==> flow/design.v <==
module flex_counter
#(
	parameter NUM_CNT_BITS = 4
)
(
	input wire clk,
	input wire n_rst,
	input wire clear,
	input wire count_enable,
	input wire [(NUM_CNT_BITS-1):0] rollover_val,
	output logic [(NUM_CNT_BITS-1):0] count_out,
	output logic rollover_flag
);
	logic [(NUM_CNT_BITS-1):0] next_count;  
	logic next_rollover_flag;
	always_ff @ (posedge clk, negedge n_rst) begin
	if (n_rst == 1'b0) begin  
		rollover_flag <= 0;
		count_out <= 0;
	end
	else begin
		count_out <= next_count;
		rollover_flag <= next_rollover_flag;
	end
	end
	always_comb begin
	  next_count = count_out;
	  next_rollover_flag = 0;
	  if (clear == 1'b1) begin 
		next_count = 0;
	  end
	  else if ((rollover_val == count_out) && (count_enable == 1)) begin
		next_count = 1;
	  end
	  else if (count_enable == 1) begin 
		next_count = count_out + 1; 
	  end
	  if (rollover_val == next_count) begin 
		next_rollover_flag = 1'b1; 
	  end
	end
endmodule
module counter(
    input clk,
          n_rst,
          cnt_up,
          clear,
    output one_k_samples
);
flex_counter 
					#(
                        .NUM_CNT_BITS(10)
					)
					A1 (
                    .clk(clk), 
					.n_rst(n_rst), 
					.clear(clear), 
					.count_enable(cnt_up), 	
					.rollover_val(10'd1000),
					.count_out(),
					.rollover_flag(one_k_samples)
                    );
endmodule
module magnitude(
    input logic  [16:0] in,
    output logic [15:0] out
);
always_comb begin
    if (in[16] == 1'b1) begin  
        out = ~(in[15:0]) + 1;
    end
    else begin
        out = in[15:0];
    end
end
endmodule
module datapath (
    input  logic        clk,
    input  logic        n_reset,
    input  logic [2:0]  op,
    input  logic [3:0]  src1,
    input  logic [3:0]  src2,
    input  logic [3:0]  dest,
    input  logic [15:0] ext_data1,
    input  logic [15:0] ext_data2,
    output logic [16:0] outreg_data,
    output logic        overflow
);
    logic        w_en;
    logic [1:0]  w_data_sel;
    logic [1:0]  alu_op;
    logic [16:0] src1_data, src2_data, alu_result, dest_data;
    always_comb begin
        w_en = 1'b0;
        w_data_sel = 2'b10;
        alu_op = 2'b00;
        case (op)
            3'b001: begin w_en = 1'b1; w_data_sel = 2'b10; alu_op = 2'b00; end
            3'b010: begin w_en = 1'b1; w_data_sel = 2'b00; end
            3'b011: begin w_en = 1'b1; w_data_sel = 2'b01; end
            3'b100: begin w_en = 1'b1; w_data_sel = 2'b10; alu_op = 2'b01; end
            3'b101: begin w_en = 1'b1; w_data_sel = 2'b10; alu_op = 2'b10; end
            3'b110: begin w_en = 1'b1; w_data_sel = 2'b10; alu_op = 2'b11; end
            default: ;
        endcase
    end
    alu CORE (.src1_data(src1_data), .src2_data(src2_data), .alu_op(alu_op),
              .result(alu_result), .overflow(overflow));
    always_comb begin
        case (w_data_sel)
            2'b00:   dest_data = {1'b0, ext_data1};
            2'b01:   dest_data = {1'b0, ext_data2};
            default: dest_data = alu_result;
        endcase
    end
    register_file RF (.clk(clk), .n_reset(n_reset), .w_en(w_en),
                      .r1_sel(src1), .r2_sel(src2), .w_sel(dest),
                      .w_data(dest_data), .r1_data(src1_data),
                      .r2_data(src2_data), .outreg_data(outreg_data));
endmodule
module alu (
    input  logic [16:0] src1_data,
    input  logic [16:0] src2_data,
    input  logic [1:0]  alu_op,
    output logic [16:0] result,
    output logic        overflow
);
    logic [17:0] large_sum, large_dif;
    logic [31:0] full_mult;
    assign large_sum = {src1_data[16], src1_data} + {src2_data[16], src2_data};
    assign large_dif = {src1_data[16], src1_data} - {src2_data[16], src2_data};
    assign full_mult = src1_data[15:0] * src2_data[15:0];
    always_comb begin
        case (alu_op)
            2'b00: begin result = src1_data; overflow = 1'b0; end
            2'b01: begin result = large_sum[16:0]; overflow = large_sum[17] ^ large_sum[16]; end
            2'b10: begin result = large_dif[16:0]; overflow = large_dif[17] ^ large_dif[16]; end
            default: begin result = {1'b0, full_mult[30:15]}; overflow = full_mult[31]; end
        endcase
    end
endmodule
module register_file (
    input  logic        clk,
    input  logic        n_reset,
    input  logic        w_en,
    input  logic [3:0]  r1_sel,
    input  logic [3:0]  r2_sel,
    input  logic [3:0]  w_sel,
    input  logic [16:0] w_data,
    output logic [16:0] r1_data,
    output logic [16:0] r2_data,
    output logic [16:0] outreg_data
);
    logic [16:0] regs_matrix [15:0];
    always_ff @ (posedge clk, negedge n_reset) begin
        if (!n_reset) begin
            for (int i = 0; i < 16; i++) regs_matrix[i] <= 17'd0;
        end
        else if (w_en) begin
            regs_matrix[w_sel] <= w_data;
        end
    end
    assign r1_data = regs_matrix[r1_sel];
    assign r2_data = regs_matrix[r2_sel];
    assign outreg_data = regs_matrix[0];
endmodule
module controller (
    input clk,
          n_rst,
    input logic dr,
                lc,
                overflow,
    output logic cnt_up,
                 clear,
                 modwait,
    output reg [2:0] op,
    output reg [3:0] src1,
                     src2,
                     dest,
    output logic err,
                 processed
);
typedef enum bit[4:0] {idle, 
                    eidle, 
                    eidle2,
                    load1, 
                    load2, 
                    load3, 
                    load4, 
                    coeff1, 
                    coeff2, 
                    coeff3, 
                    coeff4, 
                    store, 
                    check, 
                    zero, 
                    sort1, 
                    sort2, 
                    sort3, 
                    sort4, 
                    mul1, 
                    mul2, 
                    mul3, 
                    mul4, 
                    sub1, 
                    sub2, 
                    add1, 
                    add2, 
                    done
}firState;
firState curstate, nexstate;
logic next_modwait, next_processed;
always_ff @ (posedge clk, negedge n_rst) begin
    if (!n_rst)begin
    curstate <= idle;
    modwait <= 0;
    processed <= 0;
    end
    else begin
    curstate <= nexstate;
    modwait <= next_modwait;
    processed <= next_processed;
    end
end
always_comb begin
    nexstate = idle;
    err = 0;
    clear = 0;
    cnt_up = 0;
    next_modwait = 0;
    next_processed = 0;
    op = 3'b000;
    src1 = 4'd0;
    src2 = 4'd0;
    dest = 4'd0;
    case (curstate) 
        idle:
            begin
                next_modwait = 0; 
                clear = 0;
                cnt_up = 0;
                op = 3'b000;
                err = 0;
                if (lc) begin
                    nexstate = load1;
                end
                else if (dr) begin
                    nexstate = store;
                    next_modwait = 1;
                end
                else begin
                    nexstate = idle;
                end
            end
        eidle:
                begin
                    err = 1;
                    next_modwait = 0;
                    nexstate = eidle2;
                end
        eidle2:
                begin
                    err = 1;
                    if (lc) begin
                        nexstate = load1;
                    end
                    else if (dr) begin
                        nexstate = store;
                    end
                    else begin
                        nexstate = eidle2; 
                    end
                end
        load1:  
                begin
                    next_modwait = 1;
                    clear = 1;
                    err = 0;
                    op = 3'b011;
                    dest = 4'd5;  
                    nexstate = coeff1;
                end
        coeff1:  
                begin
                    next_modwait = 0;
                    clear = 0;
                    op = 3'b000;
                    if (lc) begin
                        nexstate = load2;
                    end
                    else begin
                        nexstate = coeff1;
                    end
                end
        load2:
                begin
                    next_modwait = 1;
                    op = 3'b011;
                    dest = 4'd6;  
                    nexstate = coeff2;
                end
        coeff2:  
                begin
                    next_modwait = 0;
                    op = 3'b000;
                    if (lc) begin
                        nexstate = load3;
                    end
                    else begin
                        nexstate = coeff2;
                    end
                end
        load3:
                begin
                    next_modwait = 1;
                    op = 3'b011;
                    dest = 4'd7;  
                    nexstate = coeff3;
                end
        coeff3:  
                begin
                    next_modwait = 0;
                    op = 3'b000;
                    if (lc) begin
                        nexstate = load4;
                    end
                    else begin
                    nexstate = coeff3;
                    end
                end
        load4:
                begin
                  next_modwait = 1;
                  op = 3'b011;
                  dest = 4'd8;  
                  nexstate = coeff4;
                end
        coeff4:  
                begin
                    next_modwait = 0;
                    op = 3'b000;
                    nexstate = idle;
                end
        store:  
                begin
                    if (dr) begin
                    cnt_up = 1;
                    next_modwait = 1;
                    op = 3'b010;
                    dest = 4'd9;  
                    nexstate = zero;
                    end
                    else begin
                        nexstate = eidle;
                    end
                end
        zero:
                begin
                    cnt_up = 0;
                    next_modwait = 1;
                    src1 = 4'd0;
                    src2 = 4'd0;
                    dest = 4'd0;  
                    op = 3'b101;  
                    nexstate = sort1;
                end
        sort1:
                begin
                    next_modwait = 1;
                    src1 = 4'd2;
                    dest = 4'd1;  
                    op = 3'b001;  
                    nexstate = sort2;
                end
        sort2:
                begin
                    next_modwait = 1;
                    src1 = 4'd3;
                    dest = 4'd2;  
                    op = 3'b001;  
                    nexstate = sort3;
                end
        sort3:
                begin
                    next_modwait = 1;
                    src1 = 4'd4;
                    dest = 4'd3;  
                    op = 3'b001;  
                    nexstate = sort4;
                end
        sort4:
                begin
                    next_modwait = 1;
                    src1 = 4'd9;
                    dest = 4'd4;  
                    op = 3'b001;  
                    nexstate = mul1;
                end
        mul1:
                begin
                    next_modwait = 1;
                    src1 = 4'd4; 
                    src2 = 4'd5; 
                    dest = 4'd9;  
                    op = 3'b110;  
                    nexstate = sub1;
                end
        sub1:
                begin
                    next_modwait = 1;
                    src1 = 4'd0;
                    src2 = 4'd9;
                    dest = 4'd0;  
                    op = 3'b101;  
                    if (overflow) begin
                        nexstate = eidle;
                        next_processed = 1;
                    end
                    else begin
                        nexstate = mul2;
                    end
                end
        mul2: 
                begin
                    next_modwait = 1;
                    src1 = 4'd3; 
                    src2 = 4'd6; 
                    dest = 4'd9;  
                    op = 3'b110;  
                    nexstate = add1;
                end
        add1:
                begin
                    next_modwait = 1;
                    src1 = 4'd0;
                    src2 = 4'd9;
                    dest = 4'd0;  
                    op = 3'b100;  
                    if (overflow) begin
                        nexstate = eidle;
                        next_processed = 1;
                    end
                    else begin
                        nexstate = mul3;
                    end
                end
        mul3:
                begin
                    next_modwait = 1;
                    src1 = 4'd2; 
                    src2 = 4'd7; 
                    dest = 4'd9;  
                    op = 3'b110;  
                    nexstate = sub2;
                end
        sub2:
                begin
                    next_modwait = 1;
                    src1 = 4'd0;
                    src2 = 4'd9;
                    dest = 4'd0;  
                    op = 3'b101;  
                    if (overflow) begin
                        nexstate = eidle;
                        next_processed = 1;
                    end
                    else begin
                        nexstate = mul4;
                    end
                end
        mul4:
                begin
                    next_modwait = 1;
                    src1 = 4'd1; 
                    src2 = 4'd8; 
                    dest = 4'd9;  
                    op = 3'b110;  
                    nexstate = add2;
                end
        add2:
                begin
                    next_modwait = 1;
                    src1 = 4'd0;
                    src2 = 4'd9;
                    dest = 4'd0;  
                    op = 3'b100;  
                    if (overflow) begin
                        nexstate = eidle;
                        next_processed = 1;
                    end
                    else begin
                        nexstate = done;
                        next_processed = 1;
                    end
                end
        done:
                begin
                    op = 3'b000;
                    next_modwait = 0;
                    nexstate = idle;
                end
    endcase
end
endmodule
module fir_filter(
    input clk,
          n_reset,
    input logic [15:0] sample_data,
                        fir_coefficient,
    input logic load_coeff,
                data_ready,
    output logic one_k_samples,
                 processed,
                 modwait,
    output logic [15:0] fir_out,
    output logic err
);
    logic  cnt_up,
          clear,
          overflow;
    logic [2:0] op;
    logic [3:0] src1, src2, dest;
    logic [16:0] outreg_data;  
    logic done;
    assign processed = done;
    controller    B1(
                    .clk(clk),
                    .n_rst(n_reset),
                    .dr(data_ready),
                    .lc(load_coeff),
                    .overflow(overflow),
                    .cnt_up(cnt_up),
                    .clear(clear),
                    .modwait(modwait),
                    .op(op),
                    .src1(src1),
                    .src2(src2),
                    .dest(dest),
                    .err(err),
                    .processed(done)
                    );
    counter   C1(
                    .clk(clk),
                    .n_rst(n_reset),
                    .cnt_up(cnt_up),
                    .clear(clear),
                    .one_k_samples(one_k_samples)
                    );
    datapath    D1(
                    .clk(clk),
                    .n_reset(n_reset),
                    .op(op),
                    .src1(src1),
                    .src2(src2),
                    .dest(dest),
                    .ext_data1(sample_data),
                    .ext_data2(fir_coefficient),
                    .outreg_data(outreg_data),
                    .overflow(overflow)
                    );
    magnitude   E1(
                    .in(outreg_data),
                    .out(fir_out)
                    );
endmodule
module coefficient_loader(
    input clk,
          n_reset,
    input logic new_coefficient_set,
    input logic modwait,
    output logic load_coeff,
    output logic [1:0] coefficient_num,
    output logic clear_new_coefficient
);
typedef enum bit [2:0] {IDLE, 
                        F0,
                        F1,
                        F2,
			            F3} loadState;	
loadState state, nexstate;
always_ff @ (posedge clk, negedge n_reset) begin
    if(!n_reset) begin
        state <= IDLE;
    end
    else begin
        state <= nexstate;
    end
end
always_comb begin
     nexstate = state;  
     coefficient_num = 2'b00;  
     load_coeff = 0;  
     clear_new_coefficient = 0;  
    case (state)
        IDLE:
            begin
                clear_new_coefficient = 0;
                if(new_coefficient_set && !modwait) begin
                    nexstate = F0;
                end
                else begin
                    nexstate = IDLE;
                end
            end
        F0:
            begin
                coefficient_num = 2'b00;  
                if(!modwait) begin
                    load_coeff = 1;  
                end
                else if (load_coeff && !modwait) begin
                    load_coeff = 0;  
                end
                else begin
                    nexstate = F1;  
                end
            end
        F1:
            begin
                coefficient_num = 2'b01;  
                if(!modwait) begin
                    load_coeff = 1;  
                end
                else if (load_coeff) begin
                    load_coeff = 0;  
                end
                else begin
                     nexstate = F2;  
                end
            end
        F2:
            begin
                 coefficient_num = 2'b10;  
                if(!modwait) begin
                    load_coeff = 1;  
                end
                else if (load_coeff) begin
                    load_coeff = 0;  
                end
                else begin
                    nexstate = F3;  
                end
            end
        F3:
            begin
                  coefficient_num = 2'b11;  
                if(!modwait) begin
                    load_coeff = 1;  
                end
                else if (load_coeff) begin
                    load_coeff = 0;  
                end
                else begin
                    nexstate = IDLE;  
                    clear_new_coefficient = 1;  
                end
            end
    endcase 
end
endmodule
module ahb_lite_slave(
    input   clk,
            n_rst,
    output logic [15:0] sample_data,
    output logic data_ready,
                new_coefficient_set,
    input logic clear_new_coefficient,
                processed,
    input logic [1:0] coefficient_num,
    output logic [15:0] fir_coefficient,
    input logic modwait,
    input logic [15:0] fir_out,
    input logic err,
                hsel,
    input logic [3:0] haddr,
    input logic hsize,
    input logic [1:0] htrans,
    input logic hwrite,
    input logic [15:0] hwdata,
    output logic [15:0] hrdata,
    output logic hresp
);
logic [15:0] [7:0] register, nexregister; 
logic [15:0] nexhrdata, nexfir_coefficient;
logic next_data_ready;
logic write1, nexwrite1;
logic [3:0]storeadd, nexstoreadd;
always_ff @ (posedge clk, negedge n_rst) begin
if(!n_rst) begin
    hrdata <= 0;
    data_ready <= 0;
    write1 <= 0;
    storeadd <= 0;
    register[0] <= 0;
    register[1] <= 0;
    register[2] <= 0;
    register[3] <= 0;
    register[4] <= 0;
    register[5] <= 0;
    register[6] <= 0;
    register[7] <= 0;
    register[8] <= 0;
    register[9] <= 0;
    register[10] <= 0;
    register[11] <= 0;
    register[12] <= 0;
    register[13] <= 0;
    register[14] <= 0;
    register[15] <= 0;
end
else begin
    hrdata <= nexhrdata;
    data_ready <= next_data_ready;
    write1 <= nexwrite1;
    storeadd <= nexstoreadd;
    register[0] <= nexregister[0];
    register[1] <= nexregister[1];
    register[2] <= nexregister[2];
    register[3] <= nexregister[3];
    register[4] <= nexregister[4];
    register[5] <= nexregister[5];
    register[6] <= nexregister[6];
    register[7] <= nexregister[7];
    register[8] <= nexregister[8];
    register[9] <= nexregister[9];
    register[10] <= nexregister[10];
    register[11] <= nexregister[11];
    register[12] <= nexregister[12];
    register[13] <= nexregister[13];
    register[14] <= nexregister[14];
    register[15] <= nexregister[15];
end
end
always_comb begin
    hresp = 0;  
    nexhrdata = 0;  
    if(processed) begin
        next_data_ready = 0;
    end
    else begin
        next_data_ready = data_ready;  
    end
    nexwrite1 = write1;  
    nexstoreadd = storeadd;  
    nexregister[0][0] = {modwait | new_coefficient_set | data_ready | write1 | (hsel & hwrite & (htrans == 2'd2))};  
    nexregister[0][7:1] = {7'd0};  
    nexregister[1][0] = {err};  
    nexregister[1][7:1] = {7'd0};  
    nexregister[2] = fir_out[7:0];
    nexregister[3] = fir_out[15:8];
    nexregister[4] = register[4];
    nexregister[5] = register[5];
    nexregister[6] = register[6];
    nexregister[7] = register[7];
    nexregister[8] = register[8];
    nexregister[9] = register[9];
    nexregister[10] = register[10];
    nexregister[11] = register[11];
    nexregister[12] = register[12];
    nexregister[13] = register[13];
    if (clear_new_coefficient) begin
        nexregister[14] = 8'h0000;
    end
    else begin
        nexregister[14] = register[14];
    end
    nexregister[15] = register[15];
            if (write1) begin
                nexwrite1 = 0;  
                if({storeadd[3:1], 1'b0} == 4'd4) 
                begin
                    next_data_ready = 1'b1;
                end
                nexregister[{storeadd[3:1], 1'b0}] = hwdata[7:0];  
                nexregister[{storeadd[3:1], 1'b1}] = hwdata[15:8];  
            end
    if (hsel)  
    begin
        if(haddr < 0  ||  14 < haddr)
        begin
            hresp = 1;
        end
        else
        begin
            if(hwrite && (htrans == 2'd2)) 
            begin
                if(!hsize)  
                begin
                    if(!((haddr == 0)
                    | (haddr == 1)
                    | (haddr == 2)
                    | (haddr == 3))) 
                    begin
                        if(haddr[3:1] == 4'd6) 
                        begin
                            next_data_ready = 1'b1;
                        end
                        nexregister[haddr] = hwdata;  
                    end
                    else  
                    begin
                            hresp = 1;  
                    end  
                end
                else  
                begin
                    if(!((haddr == 0)
                    | (haddr == 1)
                    | (haddr == 2)
                    | (haddr == 3))) 
                    begin
                        nexwrite1 = 1;  
                        nexstoreadd = haddr;  
                    end
                    else  
                    begin
                            hresp = 1;  
                    end  
                end
            end
            else 
            begin
                if(!hsize)  
                begin
                        nexhrdata = register[haddr];  
                end
                else  
                begin
                       nexhrdata[7:0] = nexregister[{haddr[3:1], 1'b0}];  
                       nexhrdata[15:8] = nexregister[{haddr[3:1], 1'b1}];  
                end
            end
        end
    end
end
assign fir_coefficient = {register[7 + (coefficient_num * 2)], register[6 + (coefficient_num * 2)]};
assign new_coefficient_set = {register[14][0]};
assign  sample_data = {register[5], register[4]};
endmodule
module ahb_lite_fir_filter(
    input clk,
          n_rst,
    input logic hsel,
    input logic [3:0] haddr,
    input logic hsize,
    input logic [1:0] htrans,
    input logic hwrite,
    input logic [15:0] hwdata,
    output logic [15:0] hrdata,
    output logic hresp
);
logic [15:0] fir_out, sample_data, fir_coefficient;
logic [1:0] coefficient_num;
logic processed, err, modwait, data_ready, new_coefficient_set, load_coeff, clear_new_coefficient;
ahb_lite_slave AHB (.clk(clk), 
                    .n_rst(n_rst),
                    .fir_out(fir_out),
                    .modwait(modwait),
                    .err(err),
                    .sample_data(sample_data),
                    .data_ready(data_ready),
                    .fir_coefficient(fir_coefficient),
                    .new_coefficient_set(new_coefficient_set),
                    .coefficient_num(coefficient_num),
                    .clear_new_coefficient(clear_new_coefficient),
                    .hsel(hsel),
                    .htrans(htrans),
                    .haddr(haddr),
                    .hsize(hsize),
                    .hwrite(hwrite),
                    .hwdata(hwdata),
                    .hrdata(hrdata),
                    .hresp(hresp),
                    .processed(processed));
coefficient_loader CFL  (.clk(clk),
                        .n_reset(n_rst),
                        .new_coefficient_set(new_coefficient_set),
                        .modwait(modwait),
                        .load_coeff(load_coeff),
                        .coefficient_num(coefficient_num),
                        .clear_new_coefficient(clear_new_coefficient));
fir_filter FF      (.clk(clk),
                  .n_reset(n_rst),
                  .sample_data(sample_data),
                  .fir_coefficient(fir_coefficient),
                  .load_coeff(load_coeff),
                  .data_ready(data_ready),
                  .one_k_samples(),
                  .modwait(modwait),
                  .fir_out(fir_out),
                  .err(err),
                  .processed(processed)
);
endmodule
From RTL to reports: ahb_lite_fir_filter
What the tools print for ahb_lite_fir_filter, step after step.
Lines are those of the file above, counted from 1.
Operators: Yosys type, input widths -> output width; for muxes data width and select width s.
Library cell names are shortened.
{ "inputs": {"top_module": "ahb_lite_fir_filter", "clock": "clk", "library": "sky130hd", "pvt_corner": "tt_025C_1v80"} }

After elaboration
Counts by Yosys on the flattened word-level netlist (proc, flatten, opt, wreduce). Print and check cells are left out.
{ "classes": {"addsub": 5, "mul": 1, "n_logic": 14, "muxes": 108, "n_reduce_logical": 49, "compare": 2, "eq_ne": 109, "shift": 5} }
{ "ops": {"columns": ["operator", "n"], "rows": [
  ["$mux 128", 6],
  ["$pmux 17 s16", 2],
  ["$mul 16x16->32", 1],
  ["$shiftx 128x8->8", 3],
  ["$mux 8", 36],
  ["$shiftx 128x32->8", 2],
  ["$eq 4x4->1 const B", 32],
  ["$pmux 5 s24", 1],
  ["$logic_not 32->1", 3],
  ["$eq 4x3->1 const B", 16],
  ["$mux 16", 4],
  ["$pmux 17 s3", 1],
  ["$eq 5x5->1 const B", 10],
  ["$pmux 4 s10", 1],
  ["$pmux 4 s5", 2],
  ["$pmux 17 s2", 1],
  ["$reduce_and 2->1", 16],
  ["$eq 4x2->1 const B", 8],
  ["$mux 4", 8],
  ["$eq 5x4->1 const B", 6],
  ["$mux 1", 28],
  ["$eq 3x3->1 const B", 9],
  ["$reduce_or 4->1", 5],
  ["$eq 5x3->1 const B", 4],
  ["$mux 5", 4],
  ["$add 17x17->18", 1],
  ["$sub 17x17->18", 1],
  ["$eq 3x2->1 const B", 6]
]} }
Other operator kinds: 37; their cells: 76.
{ "word_totals": {"reg_bits": 432} }

Longest topological paths
Yosys ltp: most cells in a row. Word level: on the elaborated netlist, between registers, memories and ports. Mapped: between sequential cells and ports; inverters and the memories' decode and read muxes count.
{ "logic_depth": {"depth_word": 13, "abc_area": 0, "mapped_depth": 35, "ltp_nobuf": 31} }

After synthesis
The flow's flattened synthesis, as Yosys stat reports it; memories are mapped. The netlist is that of the ABC_AREA named above (0 if unset); the other value can give another one.
{ "synth_totals": {"sequential_area_um2": 10512.6, "buffers": 223, "ffs": 420, "mapped_area_um2": 32227.2, "cell_count": 3523} }
{ "by_type": {"columns": ["type", "n"], "rows": [
  ["dfrtp_1", 418],
  ["fa_1", 195],
  ["mux2_2", 161],
  ["nand2_1", 455],
  ["ha_1", 136],
  ["nor2_1", 401],
  ["a21oi_1", 290],
  ["mux4_2", 48],
  ["inv_1", 278],
  ["mux2i_1", 89],
  ["o21ai_0", 146],
  ["clkbuf_1", 168],
  ["a221oi_1", 38],
  ["a22oi_1", 43],
  ["a211oi_1", 38],
  ["nor2b_1", 34],
  ["a21o_1", 28],
  ["a311oi_1", 24]
]} }
Other cell types: 64; their cells: 533.
The figures by module come from a second, unflattened synthesis with its own total; it is not the netlist above.
{ "hier_totals": {"hier_cells": 3668, "hier_area_um2": 37689.9} }
Rows give one instance, submodules left out.
{ "by_module": {"columns": ["mod", "instances", "cells", "mod_area_um2", "seq_area_um2"], "rows": [
  ["register_file", 1, 1364, 15394.8, 6806.5],
  ["alu", 1, 1199, 10019.6, 0.0],
  ["ahb_lite_slave", 1, 805, 9188.8, 3728.6],
  ["controller", 1, 76, 1004.7, 701.9],
  ["flex_counter #(NUM_CNT_BITS=10)", 1, 112, 991.0, 275.3],
  ["datapath", 1, 44, 509.2, 0.0],
  ["magnitude", 1, 48, 355.3, 0.0],
  ["coefficient_loader", 1, 18, 219.0, 126.4],
  ["counter", 1, 2, 7.5, 0.0],
  ["ahb_lite_fir_filter", 1, 0, 0.0, 0.0],
  ["fir_filter", 1, 0, 0.0, 0.0]
]} }

Timing after synthesis
Source: OpenSTA report_checks on the synthesized netlist (no wires, ideal clock, input and output delay 20% of the period each), path of least setup slack; recovery checks are left aside. Register names are those of the netlist, which keeps one name where synthesis merged equal registers.
{ "synth_timing": {"path_type": "reg-to-reg", "startpoint": "reg FF.B1.curstate", "endpoint": "reg FF.D1.RF.regs_matrix[14][7]", "arrival_time_ns": 8.044, "t_first_pin_ns": 0.000, "path_slack_ns": 3.823, "setup_ns": 0.133, "driving_pins": 32, "delay_ns": 8.177, "period_ns": 12.0, "period_less_setup_slack_ns": 8.177} }
"delay_ns" is the arrival time less input delay plus setup time.
"driving_pins" counts driving pins, that of a launching flip-flop among them; a cell with two outputs on the path counts twice.
"period_less_setup_slack_ns" = period - worst setup slack (recovery checks aside). The figure is calculated, with input and output delays left at 20% of the set period.
Where an end lacks its bit number, it is one bit of the signal, or one of the new flip-flops if synthesis recoded a state register.
The rows between start and end are the longest chain of elaborated cells between them; the timing report does not say that the signal goes this way. Where chains are equally long, one stands for them.
A line is the first line of the expression or statement that the cell stems from. Yosys adds cells for indexed reads and writes and turns some case tables into memories.
{ "synth_via": {"path_cell_list": "dfrtp_1 -> or4_1 -> buf_2 -> nor3_1 -> clkbuf_1 -> a22oi_1 -> a31oi_1 -> clkbuf_1 -> ha_1 -> inv_1 -> fa_1 -> inv_1 -> fa_1 -> inv_1 -> fa_1 -> inv_1 -> fa_1 -> fa_1 -> inv_1 -> fa_1 -> inv_1 -> ha_1 -> a21oi_1 -> o21a_1 -> nor3b_1 -> and2_1 -> and3_1 -> o31a_1 -> xnor2_1 -> a21oi_1 -> buf_2 -> a21oi_1", "elab_chain_cells": 8, "cone_cells": 87, "cone_lines": 10, "cone_classes": "2 x add/sub; 1 x mul; 58 x eq/ne; 11 x mux; 15 x reduce/logical"} }
{ "synth_rtl": {"columns": ["item", "line_no", "rtl"], "rows": [
  ["from (decl)", 211, "firState curstate, nexstate;"],
  ["from (assign)", 215, "curstate <= idle;"],
  ["from (assign)", 220, "curstate <= nexstate;"],
  ["$eq 5x5->1", 236, "case (curstate)"],
  ["$reduce_or 2->1", null, null],
  ["$pmux 4 s5", 236, null],
  ["$eq 4x4->1", 163, "assign r1_data = regs_matrix[r1_sel];"],
  ["$pmux 17 s16", 163, null],
  ["$mul 16x16->32", 132, "assign full_mult = src1_data[15:0] * src2_data[15:0];"],
  ["$pmux 17 s3", 134, "case (alu_op)"],
  ["$pmux 17 s2", 110, "case (w_data_sel)"],
  ["to (assign)", 157, "for (int i = 0; i < 16; i++) regs_matrix[i] <= 17'd0;"],
  ["to (assign)", 160, "regs_matrix[w_sel] <= w_data;"],
  ["to (decl)", 154, "logic [16:0] regs_matrix [15:0];"]
]} }

Path in the finished layout
From the final timing report of run A: the path of least setup slack in the routed layout; clock arrival at registers is part of the times.
{ "layout_timing": {"path_type": "reg-to-reg", "startpoint": "reg FF.B1.curstate", "endpoint": "reg FF.D1.RF.regs_matrix[13][4]", "setup_ns": 0.16, "arrival_time_ns": 9.79, "period_ns": 10.0, "t_first_pin_ns": 0.57, "driving_pins": 26, "path_slack_ns": 0.64} }
Where an end lacks its bit number, it is one bit of the signal, or one of the new flip-flops if synthesis recoded a state register.
The rows between start and end are the longest chain of elaborated cells between them; the timing report does not say that the signal goes this way. Where chains are equally long, one stands for them.
{ "layout_via": {"path_cell_list": "dfrtp_1 -> nor2_1 -> nand3_1 -> buf_4 -> nor2_1 -> a21o_1 -> inv_1 -> ha_1 -> fa_1 -> inv_1 -> fa_1 -> fa_1 -> inv_1 -> fa_1 -> fa_1 -> inv_1 -> fa_1 -> inv_1 -> ha_1 -> nand4_1 -> o31a_1 -> a21oi_2 -> a31oi_1 -> xnor2_1 -> a21oi_1 -> o21ai_0", "elab_chain_cells": 8, "cone_cells": 87, "cone_lines": 10, "cone_classes": "2 x add/sub; 1 x mul; 58 x eq/ne; 11 x mux; 15 x reduce/logical"} }
{ "layout_rtl": {"columns": ["item", "line_no", "rtl"], "rows": [
  ["from (decl)", 211, "firState curstate, nexstate;"],
  ["from (assign)", 215, "curstate <= idle;"],
  ["from (assign)", 220, "curstate <= nexstate;"],
  ["$eq 5x5->1", 236, "case (curstate)"],
  ["$reduce_or 2->1", null, null],
  ["$pmux 4 s5", 236, null],
  ["$eq 4x4->1", 163, "assign r1_data = regs_matrix[r1_sel];"],
  ["$pmux 17 s16", 163, null],
  ["$mul 16x16->32", 132, "assign full_mult = src1_data[15:0] * src2_data[15:0];"],
  ["$pmux 17 s3", 134, "case (alu_op)"],
  ["$pmux 17 s2", 110, "case (w_data_sel)"],
  ["to (assign)", 157, "for (int i = 0; i < 16; i++) regs_matrix[i] <= 17'd0;"],
  ["to (assign)", 160, "regs_matrix[w_sel] <= w_data;"],
  ["to (decl)", 154, "logic [16:0] regs_matrix [15:0];"]
]} }

Top module ahb_lite_fir_filter; platform sky130hd; tools Yosys and OpenROAD; 5 stored runs in no particular order. Input and output delays are each 20% of the period that was set; the output load is 0.01 pF.
"clock period reached": clock period set for the run, less the worst setup slack. It is reckoned from that one timing run; input and output delays stay at 20% of the period that was set.
"worst path time": the worst setup path's part of the clock period (all of it between registers, 20% less for each end at a port) less its slack. A launch clock that arrives late makes it longer, a capture clock that arrives late makes it shorter.
"total power after layout": no workload was simulated; the value follows from the tool's default switching activity.

==> run A: settings <==
{ "CORE_UTILIZATION": 40, "period_ns": 10.0, "CAP_MARGIN": 20, "CORE_MARGIN": 2, "SLEW_MARGIN": 20 }
==> run A: results <==
area of the die: 82854.7 µm²
setup total negative slack: 0.000 ns
mapped cell area after synthesis: 32227.2 µm²
utilization of the finished layout: 0.449
setup slack of the worst path: 0.643 ns
standard-cell area of the final layout: 35964.5 µm²
total power after layout: 4.112 mW
worst path time: 9.36 ns
kind of the worst setup path: reg-to-reg
post-route worst hold slack: 0.435 ns
clock period reached: 9.357 ns

==> run B: settings <==
{ "CORE_UTILIZATION": 40, "period_ns": 9.36, "CAP_MARGIN": 20, "CORE_MARGIN": 2, "SLEW_MARGIN": 20 }
==> run B: results <==
area of the die: 82854.7 µm²
setup total negative slack: 0.000 ns
mapped cell area after synthesis: 32227.2 µm²
utilization of the finished layout: 0.45
setup slack of the worst path: 0.405 ns
standard-cell area of the final layout: 36052.1 µm²
total power after layout: 4.420 mW
worst path time: 8.95 ns
kind of the worst setup path: reg-to-reg
post-route worst hold slack: 0.408 ns
clock period reached: 8.955 ns

==> run C: settings <==
{ "CAP_MARGIN": 5, "CELL_PAD_IN_SITES_GLOBAL_PLACEMENT": 2, "CORE_UTILIZATION": 57, "CTS_CLUSTER_DIAMETER": 108, "MIN_ROUTING_LAYER": "met1", "SETUP_SLACK_MARGIN": 2.55, "period_ns": 14.9, "CORE_MARGIN": 2, "SLEW_MARGIN": 20 }
==> run C: results <==
area of the die: 58457.6 µm²
setup total negative slack: 0.000 ns
mapped cell area after synthesis: 32227.2 µm²
utilization of the finished layout: 0.623
setup slack of the worst path: 4.641 ns
standard-cell area of the final layout: 35019.8 µm²
total power after layout: 2.634 mW
worst path time: 10.26 ns
kind of the worst setup path: reg-to-reg
post-route worst hold slack: 0.396 ns
clock period reached: 10.259 ns

==> run D: settings <==
{ "ABC_AREA": 1, "CAP_MARGIN": 30, "CELL_PAD_IN_SITES_GLOBAL_PLACEMENT": 1, "CORE_ASPECT_RATIO": 0.96, "CORE_UTILIZATION": 63, "CTS_CLUSTER_DIAMETER": 254, "GPL_ROUTABILITY_DRIVEN": 0, "GPL_TIMING_DRIVEN": 0, "HOLD_SLACK_MARGIN": 0.25, "PLACE_DENSITY_LB_ADDON": 0.12, "TNS_END_PERCENT": 30, "period_ns": 12.0, "CORE_MARGIN": 2, "SLEW_MARGIN": 20 }
==> run D: results <==
stopped before the end: placement reported FLW-0024

==> run E: settings <==
{ "CAP_MARGIN": 30, "GPL_TIMING_DRIVEN": 0, "PLACE_DENSITY": 0.56, "period_ns": 12.0, "CORE_MARGIN": 2, "CORE_UTILIZATION": 40, "SLEW_MARGIN": 20 }
==> run E: results <==
area of the die: 82854.7 µm²
setup total negative slack: 0.000 ns
mapped cell area after synthesis: 32227.2 µm²
utilization of the finished layout: 0.45
setup slack of the worst path: 0.638 ns
standard-cell area of the final layout: 36033.3 µm²
total power after layout: 3.432 mW
worst path time: 11.36 ns
kind of the worst setup path: reg-to-reg
post-route worst hold slack: 0.367 ns
clock period reached: 11.362 ns
